==> flow/design.v <==
module    Prgm_Counter(clk, reset, PCsrc, address, PCreg);
input                 PCsrc, clk, reset;
input         [8 : 0] address;
output    reg [7 : 0] PCreg;
wire          [7 : 0] temp;
assign    temp = PCreg + 1;
always@(posedge clk, negedge reset)
begin
    if (reset == 0) begin
        PCreg = 0;
	end
    else begin
        if (PCsrc == 1)
            PCreg = temp + address;
        else
            PCreg = temp;
    end
end
endmodule
module ALU (ALUselect, ALUin1, ALUin2, ALUout);
    input		[3  : 0]	ALUselect;
    input		[15 : 0]	ALUin1, ALUin2;
    output	reg	[15 : 0]	ALUout;
    always@(*) 
    begin 
		if  (ALUselect == 0 || ALUselect == 5 || ALUselect == 7 || ALUselect == 8)
			ALUout = ALUin1 + ALUin2;
		else if (ALUselect == 1) 
			ALUout = ALUin1 << ALUin2;
		else if  (ALUselect == 2) 
			ALUout = ALUin1 >> ALUin2;
		else if (ALUselect == 3)
			ALUout = ALUin1 | ALUin2;
		else  if (ALUselect == 4)
			ALUout = ALUin1 & ALUin2;
		else if (ALUselect == 6)
			ALUout = ALUin2;
		else
			ALUout = 0;
    end
endmodule
module Control_Unit(clk, reset, inst_in, opCode, dst, src1, src2, shamt, iconst, jconst, regWrite, memWrite, PCsrc, memtoReg, ALUsrc);
input					clk, reset;
input		[15 : 0]	inst_in;
output		[3  : 0]	opCode;
output		[5  : 0]	iconst; 
output		[8  : 0]	jconst;
output		[2  : 0]	dst, src1, src2, shamt;
output	reg				regWrite, memWrite, PCsrc, memtoReg;  
output	reg	[1  : 0]	ALUsrc;  
assign	opCode	=	inst_in	[3  :  0];
assign	dst		=	inst_in	[6  :  4];
assign	src1	=	inst_in	[9  :  7];
assign	src2	=	inst_in	[12 : 10];
assign	shamt	=	inst_in	[15 : 13];
assign	iconst	=	inst_in	[15 : 10];
assign	jconst	=	inst_in	[12 :  4];
always@(*) begin
    if (reset == 0) begin
        regWrite	= 0;
        memWrite	= 0;
        PCsrc		= 0;
        memtoReg	= 0;
		ALUsrc		= 0;
    end  
    else begin  
        if (opCode < 4'b 1000)
            regWrite = 1'b 1;
        else
            regWrite = 1'b 0;
        if (opCode == 4'b 1000)
            memWrite = 1'b 1;
        else
            memWrite = 1'b 0;
        if (opCode == 4'b 1001)
            PCsrc = 1'b 1;
        else
            PCsrc = 1'b 0;
        if (opCode == 4'b 0111)
            memtoReg = 1'b 1;
        else
            memtoReg = 1'b 0;   
		if (opCode == 4'b 0101 || opCode == 4'b 0110 || opCode == 4'b 0111 || opCode == 4'b 1000)
			ALUsrc = 2'b 01;
		else if (opCode == 4'b 0001 || opCode == 4'b 0010)
			ALUsrc = 2'b 10;
		else
			ALUsrc = 2'b 00;
    end  
end
endmodule
module DataPath (clk, reset, ALUselect, dst, src1, src2, shamt, iconst, regWrite, memtoReg, memWrite, ALUsrc, reg0, reg1, reg2, reg3, reg4, reg5, reg6, reg7, dataMemValue0, dataMemValue1, dataMemValue2, dataMemValue3, dataMemValue4, dataMemValue5, dataMemValue6, dataMemValue7, ALUout, ALUin1, ALUin2, regDataIn);
output		[15 : 0]	reg0, reg1, reg2, reg3, reg4, reg5, reg6, reg7, dataMemValue0, dataMemValue1, dataMemValue2, dataMemValue3, dataMemValue4, dataMemValue5, dataMemValue6, dataMemValue7, ALUout, ALUin1;
output reg	[15 : 0]	ALUin2;
output reg	[15 : 0]	regDataIn;
input					clk, reset, regWrite, memtoReg, memWrite;
input		[1  : 0]	ALUsrc;
input		[2  : 0]	dst, src1, src2, shamt;
input  		[3  : 0]	ALUselect;
input		[5  : 0]	iconst;
reg			[127 : 0]	regFile;
reg			[511 : 0]	dataMem;
localparam	[511 : 0]	DMEM_RESET = {
	{19{16'd0}},
	16'b 0100, 16'b 0011, 16'b 0010, 16'b 0001, 16'b 0101,	 
	16'b 0101, 16'b 1100, 16'b 1000, 16'b 0011,				 
	16'b 0110, 16'b 0001, 16'b 0010, 16'b 0100				 
};
wire		[15 : 0]	nextData;
wire		[15 : 0]	memReadData;
wire		[15 : 0]	dstData;
wire					memInRange;
assign ALUin1	=	regFile[16*src1 +: 16];
assign dstData	=	regFile[16*dst +: 16];
ALU		DP1	(ALUselect, ALUin1, ALUin2, ALUout);
assign	  reg0 = regFile[  0 +: 16];
assign	  reg1 = regFile[ 16 +: 16];
assign    reg2 = regFile[ 32 +: 16];
assign    reg3 = regFile[ 48 +: 16];
assign    reg4 = regFile[ 64 +: 16];
assign    reg5 = regFile[ 80 +: 16];
assign    reg6 = regFile[ 96 +: 16];
assign    reg7 = regFile[112 +: 16];
assign	  dataMemValue0  = dataMem[  0 +: 16];
assign	  dataMemValue1  = dataMem[ 16 +: 16];
assign    dataMemValue2  = dataMem[ 32 +: 16];
assign    dataMemValue3  = dataMem[ 48 +: 16];
assign    dataMemValue4  = dataMem[ 64 +: 16];
assign    dataMemValue5  = dataMem[ 80 +: 16];
assign    dataMemValue6  = dataMem[ 96 +: 16];
assign    dataMemValue7  = dataMem[112 +: 16];
assign memInRange	=	(ALUout[15 : 5] == 11'd0);
assign memReadData	=	memInRange ? dataMem[16*ALUout[4 : 0] +: 16] : 16'd0;
assign nextData		=	(memtoReg == 1) ? memReadData : ALUout;
always@(posedge clk, negedge reset)
begin
	if (reset == 0) begin
		regFile	<=	128'd0;
		dataMem	<=	DMEM_RESET;
	end  
	else begin
		if (regWrite == 1)
			regFile[16*dst +: 16]			<=	nextData;
		if (memWrite == 1 && memInRange)
			dataMem[16*ALUout[4 : 0] +: 16]	<=	dstData;
	end  
end  
always@(posedge clk)
begin
	if (reset == 1)
		regDataIn	<=	nextData;
end
always@(*)
begin
	if (ALUsrc == 0)
		ALUin2	=	regFile[16*src2 +: 16];
	else if (ALUsrc == 1)
		ALUin2 = {10'd0, iconst};
	else if (ALUsrc == 2)
		ALUin2 = {13'd0, shamt};
	else
		ALUin2 = 16'd0;
end
endmodule
module	CPU(clk, reset, instr, pc, reg0, reg1, reg2, reg3, reg4, reg5, reg6, reg7, dataMemValue0, dataMemValue1, dataMemValue2, dataMemValue3, dataMemValue4, dataMemValue5, dataMemValue6, dataMemValue7, ALUout, ALUin1, ALUin2, regDataIn);
output	[15 : 0]	reg0, reg1, reg2, reg3, reg4, reg5, reg6, reg7, dataMemValue0, dataMemValue1, dataMemValue2, dataMemValue3, dataMemValue4, dataMemValue5, dataMemValue6, dataMemValue7, ALUout, ALUin1, ALUin2, regDataIn;
input				clk, reset;
input	[15 : 0]	instr;
output	[7  : 0]	pc;
wire	[7  : 0]	prgm_cntr;
wire 				PCsrc, regWrite, memWrite, memtoReg;
wire	[1  : 0]	ALUsrc;
wire 	[3  : 0]	opCode;
wire	[2	: 0]	dst, src1, src2, shamt;
wire	[5  : 0]	iconst;
wire	[8  : 0]	jconst;
assign pc		=	prgm_cntr;
Prgm_Counter	C1	(clk, reset, PCsrc, jconst, prgm_cntr);
Control_Unit	C2	(clk, reset, instr, opCode, dst, src1, src2, shamt, iconst, jconst, regWrite, memWrite, PCsrc, memtoReg, ALUsrc);
DataPath		C3	(clk, reset, opCode, dst, src1, src2, shamt, iconst, regWrite, memtoReg, memWrite, ALUsrc, reg0, reg1, reg2, reg3, reg4, reg5, reg6, reg7, dataMemValue0, dataMemValue1, dataMemValue2, dataMemValue3, dataMemValue4, dataMemValue5, dataMemValue6, dataMemValue7, ALUout, ALUin1, ALUin2, regDataIn);
endmodule
### From RTL to reports: CPU

What the tools print for CPU, step after step.
Lines are those of the file above, counted from 1.
Cell names lack the library's common part.
The mark - stands for no value.

| set-up | value |
|---|---|
| design top | CPU |
| clock | clk |
| library | sky130hd |
| corner | tt_025C_1v80 |

### After elaboration

Counts by Yosys on the flattened word-level netlist (proc, flatten, opt, wreduce; memories kept). Register bits leave out memories and registers merged into their read ports (data or address); mux counts leave out enables and synchronous resets folded into registers. Print and check cells are left out. Cells with the same type and inputs are merged into one.

| word-level totals | value |
|---|---|
| cells after elaboration | 73 |
| output and inout port bits | 328 |
| input bits | 18 |
| flip-flop bits (word level) | 664 |

| cells by class | value |
|---|---|
| equal/unequal tests | 11 |
| bitwise operators | 8 |
| reduce/logical cells | 11 |
| multiplexer cells | 23 |
| add/sub/neg operators | 5 |
| shift-type cells | 10 |
| magnitude comparators | 1 |

Operators by type and width:

| operator | number |
|---|---|
| variable shift 16 x 33 -> 512 bit | 1 |
| variable shift 16 x 33 -> 512 bit (first input constant) | 1 |
| variable part select 512 x 10 -> 16 bit | 1 |
| AND 512 bit | 1 |
| bitwise OR 512 bit | 1 |
| NOT 512 bit | 1 |
| variable part select 128 x 8 -> 16 bit | 3 |
| two-way mux 16 bit | 9 |
| AND 128 bit | 1 |
| bitwise OR 128 bit | 1 |
| NOT 128 bit | 1 |
| variable shift 16 x 33 -> 128 bit | 1 |
| variable shift 16 x 33 -> 128 bit (first input constant) | 1 |
| negation 7 -> 33 bit | 1 |
| negation 9 -> 33 bit | 1 |
| adder 16 bit | 1 |
| AND 16 bit | 1 |
| bitwise OR 16 bit | 1 |
| left shift 16 x 16 -> 16 bit | 1 |
| >> shifter 16 x 16 -> 16 bit | 1 |
| == test 4 x 3 -> 1 bit (second input constant) | 4 |
| logical NOT 11 bit | 1 |
| == test 4 x 2 -> 1 bit (second input constant) | 2 |
| == test 4 bit (second input constant) | 2 |
| adder 8 x 1 -> 8 bit (second input constant) | 1 |
| adder 8 bit | 1 |
| two-way mux 8 bit | 1 |
| two-way mux 1 bit | 8 |

Not listed: further kinds 11, cells in them 19.

### Logic depth

Yosys ltp: most cells in a row. Word level: on the elaborated netlist, between registers, memories and ports. Mapped: between sequential cells and ports; inverters and the memories' decode and read muxes count.

| depth | value |
|---|---|
| depth after elaboration | 21 |
| ABC_AREA | 0 |
| mapped depth | 32 |
| gate-level depth less buffers | 23 |

### Netlist

Source: synth_stat.txt of the flow (Yosys; design flattened, memories mapped). It holds for the ABC_AREA given above (unset counts as 0); a run with the other value may have another netlist.
Totals and module areas in this step are rounded.

Cells by type:

| type | number | total area (µm²) |
|---|---|---|
| dfrtp_1 | 629 | 1.57E+04 |
| mux2_2 | 291 | 3.28E+03 |
| mux2_1 | 258 | 2.91E+03 |
| nand2_1 | 591 | 2.22E+03 |
| mux4_2 | 65 | 1.46E+03 |
| buf_4 | 175 | 1,313.76 |
| mux2i_1 | 113 | 1.13E+03 |
| nand3_1 | 125 | 625.6 |
| o21ai_0 | 118 | 590.566 |
| ha_1 | 46 | 575.552 |
| clkbuf_1 | 133 | 499.229 |
| dfstp_2 | 19 | 499.229 |
| edfxtp_1 | 16 | 480.461 |
| a22oi_1 | 63 | 472.954 |
| a21oi_1 | 90 | 450.432 |
| nor2_1 | 99 | 371.606 |
| o21ai_1 | 74 | 370.355 |
| buf_2 | 70 | 350.336 |

Not listed: further types 90, cells in them 687.

| synthesis totals | value |
|---|---|
| standard cells after synthesis | 3,662 |
| flip-flops | 664 |
| area of sequential cells | 16,700 µm² |
| buffers | 406 |
| cell area after synthesis | 38,500 µm² |

The figures by module come from a second, unflattened synthesis with its own total; it is not the netlist above.

| unflattened totals | value |
|---|---|
| cell total of the unflattened synthesis | 3,021 |
| area (unflattened synthesis) | 38,900 µm² |

Rows give one instance, submodules left out.

Modules:

| module | times used | cells | seq. area (µm²) | area (µm²) |
|---|---|---|---|---|
| DataPath | 1 | 2,496 | 16,500 | 34,700 |
| ALU | 1 | 403 | 0.0 | 3,160 |
| Prgm_Counter | 1 | 78 | 200 | 746 |
| Control_Unit | 1 | 44 | 0.0 | 318 |
| CPU | 1 | 0 | 0.0 | 0.0 |

### Path before layout

Source: OpenSTA report_checks on the synthesized netlist (no wires, ideal clock, input and output delay 20% of the period each), path of least setup slack; recovery checks are left aside. Register names are those of the netlist, which keeps one name where synthesis merged equal registers.

| path after synthesis | value |
|---|---|
| path kind | input port to flip-flop |
| start | input port instr[9] |
| end | register C3.dataMem[454] |
| path buffers | 7 |
| data required time | 6,872 ps |
| launch time at the first pin | 1,400 ps |
| arrival time | 7,130 ps |
| external input delay | 1,400 ps |
| delay of the path | 5,858 ps |
| setup time | 128 ps |
| driving pins on the path | 25 |
| setup slack | -258 ps |
| clock period | 7,000 ps |
| synthesis period reached | 7,258 ps |

"delay of the path" = arrival - input delay + setup time.
"driving pins on the path" counts driving pins, that of a launching flip-flop among them; a cell with two outputs on the path counts twice.
"synthesis period reached" is the clock period less the worst setup slack; recovery checks do not enter. This is arithmetic on one report: input and output delays are still those of the set period (20% each).
The rows between start and end are the longest chain of elaborated cells between them; the timing report does not say that the signal goes this way. Where chains are equally long, one stands for them.
A line is the first line of the expression or statement that the cell stems from. Yosys adds cells for indexed reads and writes and turns some case tables into memories.
Lines with a computed index may be missing from the assigning lines.

| on the way, after synthesis | value |
|---|---|
| cells stage by stage | clkbuf_1 buf_4 buf_2 mux4_2 mux2i_1 inv_1 ha_1 fa_1 nand2_1 o21ai_0 o21ai_1 a21oi_4 inv_2 buf_2 buf_1 buf_1 ha_1 and3_1 ha_1 nor2_2 o21ai_1 nor3b_1 nand2_2 buf_2 mux2_1 |
| length of the longest elaborated chain | 12 |
| elaborated cells between the ends (all ways) | 19 |
| RTL lines with such cells | 14 |
| those cells by class | 2 x add/sub; 5 x shift; 5 x mux; 5 x logic; 2 x reduce/logical |

RTL lines, path after synthesis:

| element | RTL line | source |
|---|---|---|
| start, declared | 168 | `input [15 : 0] instr;` |
| variable part select 128 x 8 -> 16 bit | 113 | `assign ALUin1 = regFile[16*src1 +: 16];` |
| AND 16 bit | 35 | `ALUout = ALUin1 & ALUin2;` |
| two-way mux 16 bit | 34 | `else if (ALUselect == 4)` |
| two-way mux 16 bit | 32 | `else if (ALUselect == 3)` |
| two-way mux 16 bit | 30 | `else if (ALUselect == 2)` |
| two-way mux 16 bit | 28 | `else if (ALUselect == 1)` |
| two-way mux 16 bit | 26 | `if (ALUselect == 0 \|\| ALUselect == 5 \|\| ALUselect == 7 \|\| ALUselect == 8)` |
| negation 9 -> 33 bit | 145 | `dataMem[16*ALUout[4 : 0] +: 16] <= dstData;` |
| variable shift 16 x 33 -> 512 bit | 145 |  |
| NOT 512 bit | 145 |  |
| AND 512 bit | 145 |  |
| bitwise OR 512 bit | 145 |  |
| end, assigned | 139 | `dataMem <= DMEM_RESET;` |
| end, declared | 102 | `reg [511 : 0] dataMem;` |

Nets of the timed path that keep an RTL name, with a line that drives or declares them; the list need not be complete.

Nets with RTL names, path after synthesis:

| net | RTL line |
|---|---|
| ALUin1[0] | 113 |

### Path in the finished layout

Path of least setup slack in the final report of run 1 (OpenROAD, finished layout, wires in). Where an end is a register, its clock arrival counts in the times.
The path's times are printed in steps of 10 ps; the period is the one set.

| path post-layout | value |
|---|---|
| path kind | input port to output port |
| start | input port instr[11] |
| end | output port ALUout[12] |
| driving pins on the path | 16 |
| data required time | 9,600 ps |
| output delay | 2,400 ps |
| clock period | 12,000 ps |
| setup slack | 1,110 ps |
| external input delay | 2,400 ps |
| arrival time | 8,490 ps |
| launch time at the first pin | 2,400 ps |
| path buffers | 2 |

The rows between start and end are the longest chain of elaborated cells between them; the timing report does not say that the signal goes this way. Where chains are equally long, one stands for them.

| on the way, post-layout | value |
|---|---|
| cells stage by stage | clkdlybuf4s50_1 nand2_1 o22ai_2 a2bb2oi_4 nor2_4 ha_1 fa_1 a21o_1 a21oi_1 o21ai_0 nor3b_1 o31ai_1 xnor2_1 nor2_1 o211ai_1 clkdlybuf4s50_1 |
| length of the longest elaborated chain | 8 |
| elaborated cells between the ends (all ways) | 14 |
| RTL lines with such cells | 14 |
| those cells by class | 1 x add/sub; 3 x shift; 8 x mux; 2 x logic |

RTL lines, path post-layout:

| element | RTL line | source |
|---|---|---|
| start, declared | 168 | `input [15 : 0] instr;` |
| variable part select 128 x 8 -> 16 bit | 156 | `ALUin2 = regFile[16*src2 +: 16];` |
| two-way mux 16 bit | 155 | `if (ALUsrc == 0)` |
| two-way mux 16 bit | 36 | `else if (ALUselect == 6)` |
| two-way mux 16 bit | 34 | `else if (ALUselect == 4)` |
| two-way mux 16 bit | 32 | `else if (ALUselect == 3)` |
| two-way mux 16 bit | 30 | `else if (ALUselect == 2)` |
| two-way mux 16 bit | 28 | `else if (ALUselect == 1)` |
| two-way mux 16 bit | 26 | `if (ALUselect == 0 \|\| ALUselect == 5 \|\| ALUselect == 7 \|\| ALUselect == 8)` |
| end, declared | 166 | `output [15 : 0] reg0, reg1, reg2, reg3, reg4, reg5, reg6, reg7, dataMemValue0, dataMemValue1, dataMemValue2, d ...` |

Ticket comment

Flow measurements of CPU on sky130hd: 6 stored runs with different settings, listed in no order. Input and output delays are each 20% of the period that was set; the output load is 0.01 pF.
"clock period achieved": clock period set for the run, less the worst setup slack. It is reckoned from that one timing run; input and output delays stay at 20% of the period that was set.
Measured values are rounded.

#### Run 1

| setting | value |
|---|---|
| CAP_MARGIN | `15` |
| CORE_UTILIZATION | `60` |
| GPL_ROUTABILITY_DRIVEN | `0` |
| MAX_ROUTING_LAYER | `met5` |
| PLACE_DENSITY_LB_ADDON | `0.21` |
| TNS_END_PERCENT | `100` |
| period_ns | `12.0` |
| CORE_MARGIN | `2` |
| SLEW_MARGIN | `20` |

| result | value |
|---|---|
| final worst hold slack | 484 ps |
| standard-cell area after layout | 43,800 µm² |
| post-synthesis cell area | 38,500 µm² |
| setup slack of the worst path | 1,110 ps |
| clock period achieved | 10,889 ps |
| full die area | 66,300 µm² |

#### Run 2

| setting | value |
|---|---|
| SETUP_SLACK_MARGIN | `-0.56` |
| period_ns | `6.8` |
| CAP_MARGIN | `20` |
| CORE_MARGIN | `2` |
| CORE_UTILIZATION | `40` |
| SLEW_MARGIN | `20` |

| result | value |
|---|---|
| final worst hold slack | 483 ps |
| standard-cell area after layout | 49,300 µm² |
| post-synthesis cell area | 38,500 µm² |
| setup slack of the worst path | -469 ps |
| clock period achieved | 7,269 ps |
| full die area | 98,800 µm² |

#### Run 3

| setting | value |
|---|---|
| ABC_AREA | `1` |
| CORE_ASPECT_RATIO | `1.57` |
| MAX_ROUTING_LAYER | `met4` |
| period_ns | `7.0` |
| CAP_MARGIN | `20` |
| CORE_MARGIN | `2` |
| CORE_UTILIZATION | `40` |
| SLEW_MARGIN | `20` |

| result | value |
|---|---|
| final worst hold slack | 480 ps |
| standard-cell area after layout | 49,800 µm² |
| post-synthesis cell area | 41,200 µm² |
| setup slack of the worst path | 173 ps |
| clock period achieved | 6,827 ps |
| full die area | 106,000 µm² |

#### Run 4

| setting | value |
|---|---|
| ABC_AREA | `1` |
| CAP_MARGIN | `10` |
| CELL_PAD_IN_SITES_DETAIL_PLACEMENT | `1` |
| CELL_PAD_IN_SITES_GLOBAL_PLACEMENT | `1` |
| CORE_ASPECT_RATIO | `1.57` |
| CORE_UTILIZATION | `16` |
| CTS_CLUSTER_SIZE | `93` |
| HOLD_SLACK_MARGIN | `0.27` |
| MAX_ROUTING_LAYER | `met4` |
| MIN_ROUTING_LAYER | `met2` |
| PLACE_DENSITY_LB_ADDON | `0.29` |
| SLEW_MARGIN | `30` |
| TNS_END_PERCENT | `20` |
| period_ns | `8.85` |
| CORE_MARGIN | `2` |

| result | value |
|---|---|
| final worst hold slack | 479 ps |
| standard-cell area after layout | 51,300 µm² |
| post-synthesis cell area | 41,200 µm² |
| setup slack of the worst path | 363 ps |
| clock period achieved | 8,487 ps |
| full die area | 262,000 µm² |

#### Run 5

| setting | value |
|---|---|
| CORE_UTILIZATION | `26` |
| SETUP_SLACK_MARGIN | `0.2` |
| period_ns | `6.8` |
| CAP_MARGIN | `20` |
| CORE_MARGIN | `2` |
| SLEW_MARGIN | `20` |

| result | value |
|---|---|
| final worst hold slack | 487 ps |
| standard-cell area after layout | 51,600 µm² |
| post-synthesis cell area | 38,500 µm² |
| setup slack of the worst path | 281 ps |
| clock period achieved | 6,519 ps |
| full die area | 151,000 µm² |

#### Run 6

| setting | value |
|---|---|
| SETUP_SLACK_MARGIN | `0.2` |
| period_ns | `5.87` |
| CAP_MARGIN | `20` |
| CORE_MARGIN | `2` |
| CORE_UTILIZATION | `40` |
| SLEW_MARGIN | `20` |

| result | value |
|---|---|
| final worst hold slack | 483 ps |
| standard-cell area after layout | 53,300 µm² |
| post-synthesis cell area | 38,500 µm² |
| setup slack of the worst path | 6 ps |
| clock period achieved | 5,864 ps |
| full die area | 98,800 µm² |
